==> flow/design.v <==
`timescale 1ns / 1ps
module skin_detection(
    input clk,
    input n_rst,
    input [23:0] i_vid_data,
    input i_vid_hsync,
    input i_vid_vsync,
    input i_vid_VDE,
    input [3:0] sw,
    output reg [23:0] o_vid_data,
    output reg o_vid_hsync,
    output reg o_vid_vsync,
    output reg o_vid_VDE
);
    localparam [7:0] skin_y = 8'd80;
    localparam [7:0] skin_cb_min = 8'd70;  
    localparam [7:0] skin_cb_max = 8'd135;  
    localparam [7:0] skin_cr_min = 8'd120;  
    localparam [7:0] skin_cr_max = 8'd180;   
    reg signed [8:0] y, ytemp;
    reg signed [8:0] cb;
    reg signed [8:0] cr;
    reg signed [8:0] rtemp,gtemp,btemp, rtemp2, gtemp2, btemp2;
    localparam [7:0] r  = 8'd255;
    localparam [7:0] g = 8'd0;
    localparam [7:0] b = 8'd255;
    wire [7:0] red, green, blue;
    assign {red, blue, green} = i_vid_data;
    wire hsync = i_vid_hsync;
    wire vsync = i_vid_vsync;
    wire VDE = i_vid_VDE;
    always @(posedge clk) begin
        if(sw == 4'd1) begin
        ytemp <= 16+ (256*red+green*645+blue*98)/1000;
        cb <= (577*(btemp-ytemp))/1000+128;
        cr <= (713*(rtemp-ytemp))/1000+128;
        y <= ytemp;
        rtemp <= red;
        gtemp <= green;
        btemp <= blue;
        rtemp2 <= rtemp;
        gtemp2 <= gtemp;
        btemp2 <= btemp;
        if(y > skin_y && skin_cb_min < cb && skin_cb_max > cb && skin_cr_min < cr && skin_cr_max > cr) begin
            o_vid_data[23:16] <= rtemp2;
            o_vid_data[15:8] <= btemp2;
            o_vid_data[7:0] <= gtemp2;
        end else begin
            o_vid_data[23:16] <= r;
            o_vid_data[15:8] <= b;
            o_vid_data[7:0] <= g;
        end
        o_vid_hsync <=  hsync;
        o_vid_vsync <=  vsync;
        o_vid_VDE <=  VDE;
    end
    end
endmodule
`timescale 1ns / 1ps
module inversion(
    input clk,
    input n_rst,
    input [23:0] i_vid_data,
    input i_vid_hsync,
    input i_vid_vsync,
    input i_vid_VDE,
    input [3:0] sw,
    output reg [23:0] o_vid_data,
    output reg o_vid_hsync,
    output reg o_vid_vsync,
    output reg o_vid_VDE
);
    wire [7:0] red, green, blue;
    assign {red, green, blue} = i_vid_data;
 always @(posedge clk) begin
        if(sw == 4'd2) begin
            o_vid_data[23:16] <= 255-red;
            o_vid_data[15:8] <= 255-green;
            o_vid_data[7:0] <= 255-blue;
        end
        o_vid_hsync <= i_vid_hsync;
        o_vid_vsync <=  i_vid_vsync;
        o_vid_VDE <=  i_vid_VDE;
        end
endmodule
`timescale 1ns / 1ps
module position(
input clk,
    input n_rst,
    input [23:0] i_vid_data,
    input i_vid_hsync,
    input i_vid_vsync,
    input i_vid_VDE,
    input [3:0] sw,
    output reg [23:0] o_vid_data,
    output reg o_vid_hsync,
    output reg o_vid_vsync,
    output reg o_vid_VDE
);
    wire [7:0] red, green, blue;
    reg [16:0] vcount, hcount;
    reg [16:0] vcount_q, hcount_q;
    assign {red, blue, green} = i_vid_data;
    always @* begin
        hcount = hcount_q;
        vcount = vcount_q;
        if(!n_rst) begin
            hcount = 0;
            vcount = 0;
        end else
            if(i_vid_VDE) begin
        if(hcount_q>=16'd1919) begin
            hcount = 0;
            if(vcount_q>=16'd1079)
                vcount =0;
         else vcount = vcount_q +1;
    end else hcount = hcount_q +1;
    end
    end
    always @(posedge clk) begin
        hcount_q <= hcount;
        vcount_q <= vcount;
    end
    wire [7:0] grey = (3*red)/100 + (59*green)/100 + (11*blue)/100;
     always @(posedge clk) begin
           if(sw == 4'd3) begin
             if (hcount > 200 && hcount < 800) begin
                o_vid_data[23:16] <= grey;
                 o_vid_data[15:8] <= grey; 
                 o_vid_data[7:0] <= grey;         
           end
           else
             o_vid_data <= i_vid_data;
           end
           o_vid_hsync <= i_vid_hsync;
           o_vid_vsync <=  i_vid_vsync;
           o_vid_VDE <=  i_vid_VDE;
           end
endmodule
`timescale 1ns / 1ps
module colour_change #
(
    parameter DATA_WIDTH = 24  
)
(
    input  wire                   clk,
    input  wire                   n_rst,
    input  wire [DATA_WIDTH-1:0] i_vid_data,
    input  wire                  i_vid_hsync,
    input  wire                  i_vid_vsync,
    input  wire                  i_vid_VDE,
    output reg [DATA_WIDTH-1:0] o_vid_data,
    output reg                  o_vid_hsync,
    output reg                  o_vid_vsync,
    output reg                  o_vid_VDE,
    input wire [3:0] btn,
    input wire [3:0] sw,
    output wire [3:0] led 
);
 assign led = 4'd0;
 wire [23:0] out1, out2,out3;
   wire hsync, vsync, vde, hsync2, vsync2, vde2, hsync3, vsync3, vde3;
   always@* begin
       case(sw)
           4'd1:begin o_vid_data=out1;
           o_vid_hsync = hsync;
           o_vid_vsync = vsync;
           o_vid_VDE = vde;
           end
           4'd2: begin 
            o_vid_data=out2;
            o_vid_hsync = hsync2;
            o_vid_vsync = vsync2;
            o_vid_VDE = vde2;
           end
           4'd3: begin 
           o_vid_data=out3;
           o_vid_hsync = hsync3;
           o_vid_vsync = vsync3;
           o_vid_VDE = vde3;
          end
          default: begin
           o_vid_data=i_vid_data;
           o_vid_hsync = i_vid_hsync;
           o_vid_vsync = i_vid_vsync;
           o_vid_VDE = i_vid_VDE;
           end
       endcase
   end
   skin_detection skin(.clk(clk), .n_rst(n_rst), .i_vid_data(i_vid_data), .i_vid_hsync(i_vid_hsync), .i_vid_vsync(i_vid_vsync), .i_vid_VDE(i_vid_VDE), .o_vid_data(out1), .o_vid_hsync(hsync), .o_vid_vsync(vsync), .o_vid_VDE(vde), .sw(sw));
   inversion inverse(.clk(clk), .n_rst(n_rst), .i_vid_data(i_vid_data), .i_vid_hsync(i_vid_hsync), .i_vid_vsync(i_vid_vsync), .i_vid_VDE(i_vid_VDE), .o_vid_data(out2), .o_vid_hsync(hsync2), .o_vid_vsync(vsync2), .o_vid_VDE(vde2), .sw(sw));
   position pos(.clk(clk), .n_rst(n_rst), .i_vid_data(i_vid_data), .i_vid_hsync(i_vid_hsync), .i_vid_vsync(i_vid_vsync), .i_vid_VDE(i_vid_VDE), .o_vid_data(out3), .o_vid_hsync(hsync3), .o_vid_vsync(vsync3), .o_vid_VDE(vde3), .sw(sw));
endmodule
### Tool chain data of colour_change

Tool output for the design above, in the order of the flow.
Line numbers count from 1 in the design file above.
Operators: Yosys type, input widths -> output width; for muxes data width and select width s.
The mark -- stands for no value.

| design | value |
|---|---|
| design top | colour_change |
| clock input | clk |
| cell library | sky130hd |
| library corner | tt_025C_1v80 |

### Word level

Yosys after proc, flatten, opt, wreduce and memory -nomap, before mapping. Enables and synchronous resets that opt folds into registers are not counted as muxes. Memory bits, and registers merged into a memory's read port (data or address), are not among the register bits. Print and check cells are not counted. Equal cells are merged and count once.

| bit counts | value |
|---|---|
| flip-flop bits (word level) | 179 |
| input port bits | 37 |
| elaborated cells | 79 |

| cells by class | value |
|---|---|
| add/sub/neg operators | 13 |
| $mul | 7 |
| div/mod/pow operators | 6 |
| order comparisons | 8 |
| equality and inequality tests | 3 |
| multiplexer cells | 10 |
| reduce/logical cells | 6 |

Operators by type and width:

| kind | number |
|---|---|
| $mul 11x32->32 const A | 2 |
| $div 32x11->32 const B | 2 |
| $div 32x7->32 const B | 3 |
| $div 32x10->32 const B | 1 |
| $mul 8x10->18 const B | 1 |
| $mul 6x8->14 const A | 1 |
| $mul 8x6->14 const B | 1 |
| $pmux 24 s3 | 1 |
| $mux 17 | 3 |
| $mul 4x8->12 const A | 1 |
| $add 16x32->32 | 1 |
| $add 32x32->32 | 1 |
| $sub 8x8->8 const A | 3 |
| $mux 8 | 3 |
| $mul 2x8->10 const A | 1 |
| $sub 9x9->10 | 2 |
| $lt 7x9->1 const A | 2 |
| $gt 8x9->1 const A | 2 |
| $add 9x9->9 const B | 2 |
| $add 17x1->17 const B | 1 |
| $lt 17x10->1 const B | 1 |
| $ge 17x11->1 const B | 1 |
| $gt 17x8->1 const B | 1 |
| $add 8x8->8 | 2 |
| $add 5x9->9 const A | 1 |
| $gt 9x7->1 const B | 1 |
| $eq 4x2->1 const B | 2 |
| $pmux 1 s2 | 3 |

Not listed: further kinds 3, cells in them 7.

### Longest topological paths

Yosys ltp: most cells in a row. Word level: on the elaborated netlist, between registers, memories and ports. Mapped: between sequential cells and ports; inverters and the memories' decode and read muxes count.

| depth | value |
|---|---|
| word-level depth | 7 |
| ABC_AREA | 1 |
| depth in mapped cells | 106 |

### Synthesis result

The flow's flattened synthesis, as Yosys stat reports it; memories are mapped. The netlist is that of the ABC_AREA named above (0 if unset); the other value can give another one.

Cells by type:

| cell | number | total area (µm²) |
|---|---|---|
| sky130_fd_sc_hd__edfxtp_1 | 159 | 4.77E+03 |
| sky130_fd_sc_hd__ha_1 | 284 | 3.55E+03 |
| sky130_fd_sc_hd__nand2_1 | 612 | 2.3E+03 |
| sky130_fd_sc_hd__inv_1 | 567 | 2.13E+03 |
| sky130_fd_sc_hd__fa_1 | 68 | 1.36E+03 |
| sky130_fd_sc_hd__xor2_1 | 146 | 1.28E+03 |
| sky130_fd_sc_hd__nand3_1 | 208 | 1.04E+03 |
| sky130_fd_sc_hd__nor2_1 | 239 | 897.11 |
| sky130_fd_sc_hd__nand2_2 | 120 | 750.72 |
| sky130_fd_sc_hd__a21oi_1 | 109 | 545.523 |
| sky130_fd_sc_hd__o21ai_0 | 88 | 440.422 |
| sky130_fd_sc_hd__dfxtp_1 | 20 | 400.384 |
| sky130_fd_sc_hd__nand3_2 | 40 | 400.384 |
| sky130_fd_sc_hd__nand2_4 | 33 | 371.606 |
| sky130_fd_sc_hd__xnor2_1 | 32 | 280.269 |
| sky130_fd_sc_hd__o21ai_1 | 51 | 255.245 |
| sky130_fd_sc_hd__o21bai_1 | 29 | 217.709 |
| sky130_fd_sc_hd__nand4_1 | 33 | 206.448 |

Other cell types: 65; their cells: 396.

| mapped netlist | value |
|---|---|
| cells in the netlist | 3234 |
| chip area (Yosys) | 24151.9 µm² |
| flip-flops | 179 |

### Path before layout

Source: OpenSTA report_checks on the synthesized netlist (no wires, ideal clock, input and output delay 20% of the period each), path of least setup slack; recovery checks are left aside. Register names are those of the netlist, which keeps one name where synthesis merged equal registers.

| path post-synthesis | value |
|---|---|
| path kind | input to register |
| start | input i_vid_data[0] |
| end | register pos.o_vid_data[15] |
| period | 20.0 ns |
| setup time | 0.269 ns |
| launch time at the first pin | 4.000 ns |
| data arrival time | 13.741 ns |
| required time | 19.731 ns |
| setup slack | 5.990 ns |
| delay of the path | 10.010 ns |
| driving pins on the path | 76 |
| buffers on the path | 0 |
| period reached after synthesis | 14.01 ns |

"delay of the path" is the arrival time less input delay plus setup time.
"driving pins on the path": output pins that drive a net of the path, with the launching flip-flop's if there is one; two outputs of one cell count as two.
"period reached after synthesis" is the clock period less the worst setup slack; recovery checks do not enter. This is arithmetic on one report: input and output delays are still those of the set period (20% each).
The rows between start and end are the longest chain of elaborated cells between them; the timing report does not say that the signal goes this way. Where chains are equally long, one stands for them.
A line is the first line of the expression or statement that the cell stems from. Yosys adds cells for indexed reads and writes and turns some case tables into memories.

| on the way, post-synthesis | value |
|---|---|
| cells stage by stage | sky130_fd_sc_hd__fa_1 sky130_fd_sc_hd__inv_1 sky130_fd_sc_hd__fa_1 sky130_fd_sc_hd__fa_1 sky130_fd_sc_hd__inv_1 sky130_fd_sc_hd__ha_1 sky130_fd_sc_hd__a21oi_1 sky130_fd_sc_hd__nand2_1 sky130_fd_sc_hd__a21oi_1 sky130_fd_sc_hd__o21bai_1 sky130_fd_sc_hd__nand2_1 sky130_fd_sc_hd__nand2_1 sky130_fd_sc_hd__a21o_1 sky130_fd_sc_hd__nand2_1 sky130_fd_sc_hd__nand2_1 sky130_fd_sc_hd__a21oi_1 sky130_fd_sc_hd__xor2_1 sky130_fd_sc_hd__nor2_1 (+40 left out) sky130_fd_sc_hd__nand3_1 sky130_fd_sc_hd__nand3_1 sky130_fd_sc_hd__nand3_1 sky130_fd_sc_hd__nor2_1 sky130_fd_sc_hd__nand3_1 sky130_fd_sc_hd__nand4_1 sky130_fd_sc_hd__fa_1 sky130_fd_sc_hd__ha_1 sky130_fd_sc_hd__inv_1 sky130_fd_sc_hd__fa_1 sky130_fd_sc_hd__o31ai_1 sky130_fd_sc_hd__nand2_1 sky130_fd_sc_hd__inv_1 sky130_fd_sc_hd__nor2_1 sky130_fd_sc_hd__inv_1 sky130_fd_sc_hd__a21oi_1 sky130_fd_sc_hd__o21ai_0 sky130_fd_sc_hd__o21ai_0 |
| cells in the longest elaborated chain | 5 |

Ends and longest elaborated chain, post-synthesis:

| element | line | source |
|---|---|---|
| start, declared | 148 | `input  wire [DATA_WIDTH-1:0] i_vid_data,` |
| $mul 6x8->14 | 124 | `wire [7:0] grey = (3*red)/100 + (59*green)/100 + (11*blue)/100;` |
| $div 32x7->32 | 124 |  |
| $add 8x8->8 (2 in a row) | 124 |  |
| $mux 8 | 127 | `if (hcount > 200 && hcount < 800) begin` |
| end, assigned | 129 | `o_vid_data[15:8] <= grey;` |
| end, assigned | 133 | `o_vid_data <= i_vid_data;` |
| end, declared | 95 | `output reg [23:0] o_vid_data,` |

### Timing after layout

Path of least setup slack in the final report of job 1 (OpenROAD, finished layout, wires in). Where an end is a register, its clock arrival counts in the times.

| path after layout | value |
|---|---|
| path kind | input to register |
| start | input i_vid_data[1] |
| end | register pos.o_vid_data[7] |
| period | 20.0 ns |
| setup time | 0.27 ns |
| launch time at the first pin | 4.00 ns |
| data arrival time | 16.96 ns |
| required time | 20.23 ns |
| setup slack | 3.27 ns |
| driving pins on the path | 75 |
| buffers on the path | 1 |

The rows between start and end are the longest chain of elaborated cells between them; the timing report does not say that the signal goes this way. Where chains are equally long, one stands for them.

| on the way, after layout | value |
|---|---|
| cells stage by stage | sky130_fd_sc_hd__clkdlybuf4s50_1 sky130_fd_sc_hd__fa_1 sky130_fd_sc_hd__inv_1 sky130_fd_sc_hd__fa_1 sky130_fd_sc_hd__fa_1 sky130_fd_sc_hd__inv_1 sky130_fd_sc_hd__ha_1 sky130_fd_sc_hd__a21oi_1 sky130_fd_sc_hd__nand2_1 sky130_fd_sc_hd__a21oi_1 sky130_fd_sc_hd__o21bai_1 sky130_fd_sc_hd__nand2_1 sky130_fd_sc_hd__nand2_1 sky130_fd_sc_hd__a21o_1 sky130_fd_sc_hd__nand2_1 sky130_fd_sc_hd__nand2_1 sky130_fd_sc_hd__a21oi_1 sky130_fd_sc_hd__xor2_1 (+39 left out) sky130_fd_sc_hd__nand3_1 sky130_fd_sc_hd__nand3_1 sky130_fd_sc_hd__nand3_1 sky130_fd_sc_hd__nor2_1 sky130_fd_sc_hd__nand3_1 sky130_fd_sc_hd__nand4_1 sky130_fd_sc_hd__fa_1 sky130_fd_sc_hd__ha_1 sky130_fd_sc_hd__inv_1 sky130_fd_sc_hd__fa_1 sky130_fd_sc_hd__o31ai_1 sky130_fd_sc_hd__nand2_1 sky130_fd_sc_hd__inv_1 sky130_fd_sc_hd__nor2_1 sky130_fd_sc_hd__inv_1 sky130_fd_sc_hd__a21oi_1 sky130_fd_sc_hd__o21ai_0 sky130_fd_sc_hd__o21ai_0 |
| cells in the longest elaborated chain | 5 |

Ends and longest elaborated chain, after layout:

| element | line | source |
|---|---|---|
| start, declared | 148 | `input  wire [DATA_WIDTH-1:0] i_vid_data,` |
| $mul 6x8->14 | 124 | `wire [7:0] grey = (3*red)/100 + (59*green)/100 + (11*blue)/100;` |
| $div 32x7->32 | 124 |  |
| $add 8x8->8 (2 in a row) | 124 |  |
| $mux 8 | 127 | `if (hcount > 200 && hcount < 800) begin` |
| end, assigned | 130 | `o_vid_data[7:0] <= grey;` |
| end, assigned | 133 | `o_vid_data <= i_vid_data;` |
| end, declared | 95 | `output reg [23:0] o_vid_data,` |

Top module colour_change; platform sky130hd; tools Yosys and OpenROAD; 6 stored runs in no particular order. Input and output delays are each 20% of the period that was set; the output load is 0.01 pF.
"achieved clock period" means the clock period less the worst setup slack. The figure is calculated, with input and output delays left at 20% of the set period.
"time on the worst setup path" means the part of the period allowed to the worst setup path (the constraints hold back 20% at inputs and 20% at outputs) less its slack; where the path has registers, the arrival times of their clocks count too.
Settings: - = not set for that run.
A result given as - is not shown for that run.

| item | job 1 | job 2 | job 3 | job 4 | job 5 | job 6 |
|---|---|---|---|---|---|---|
| ABC_AREA | 1 | 0 | 0 | - | 1 | - |
| CORE_ASPECT_RATIO | 1.64 | 1.64 | 1.64 | - | 1.64 | - |
| GPL_ROUTABILITY_DRIVEN | 0 | 0 | 0 | - | 0 | 0 |
| GPL_TIMING_DRIVEN | 0 | 0 | 0 | - | 1 | 0 |
| HOLD_SLACK_MARGIN | 0.29 | - | 0.29 | - | 0.29 | - |
| SLEW_MARGIN | 35 | 5 | 35 | 40 | 35 | 35 |
| period_ns | 20.0 | 10.1 | 10.1 | 23.6 | 10.1 | 20.0 |
| CAP_MARGIN | 20 | 20 | 20 | 40 | 20 | 20 |
| CORE_MARGIN | 2 | 4 | 2 | 2 | 2 | 2 |
| CORE_UTILIZATION | 40 | 46 | 46 | 57 | 40 | 40 |
| CELL_PAD_IN_SITES_DETAIL_PLACEMENT | - | 2 | 2 | - | 2 | - |
| CTS_CLUSTER_DIAMETER | - | 398 | 398 | - | 398 | - |
| MIN_ROUTING_LAYER | - | met2 | - | - | - | - |
| PLACE_DENSITY_LB_ADDON | - | 0.22 | - | 0.15 | - | - |
| SETUP_SLACK_MARGIN | - | 2.19 | 2.19 | 4.73 | 2.19 | - |
| TNS_END_PERCENT | - | 85 | 85 | 20 | 85 | - |
| achieved clock period (ns) | 16.731 | - | - | 18.210 | - | 18.404 |
| full die area (µm²) | 62421.4 | - | - | 47552.3 | - | 67361.0 |
| std-cell area (final layout) (µm²) | 26466.6 | - | - | 27965.6 | - | 28592.4 |
| setup total negative slack (ns) | 0.000 | - | - | 0.000 | - | 0.000 |
| area of the synthesized netlist (µm²) | 24151.9 | - | - | 26120.1 | - | 26120.1 |
| worst hold slack (ns) | 0.420 | - | - | 0.416 | - | 0.420 |
| time on the worst setup path (ns) | 12.73 | - | - | 13.49 | - | 14.40 |
| worst setup path type | input to register | - | - | input to register | - | input to register |
| lowest setup slack (ns) | 3.269 | - | - | 5.390 | - | 1.596 |

Job 2: no results, clock tree synthesis failed with DPL-0033
Job 3: no results, clock tree synthesis failed with DPL-0033
Job 5: no results, placement failed with DPL-0033
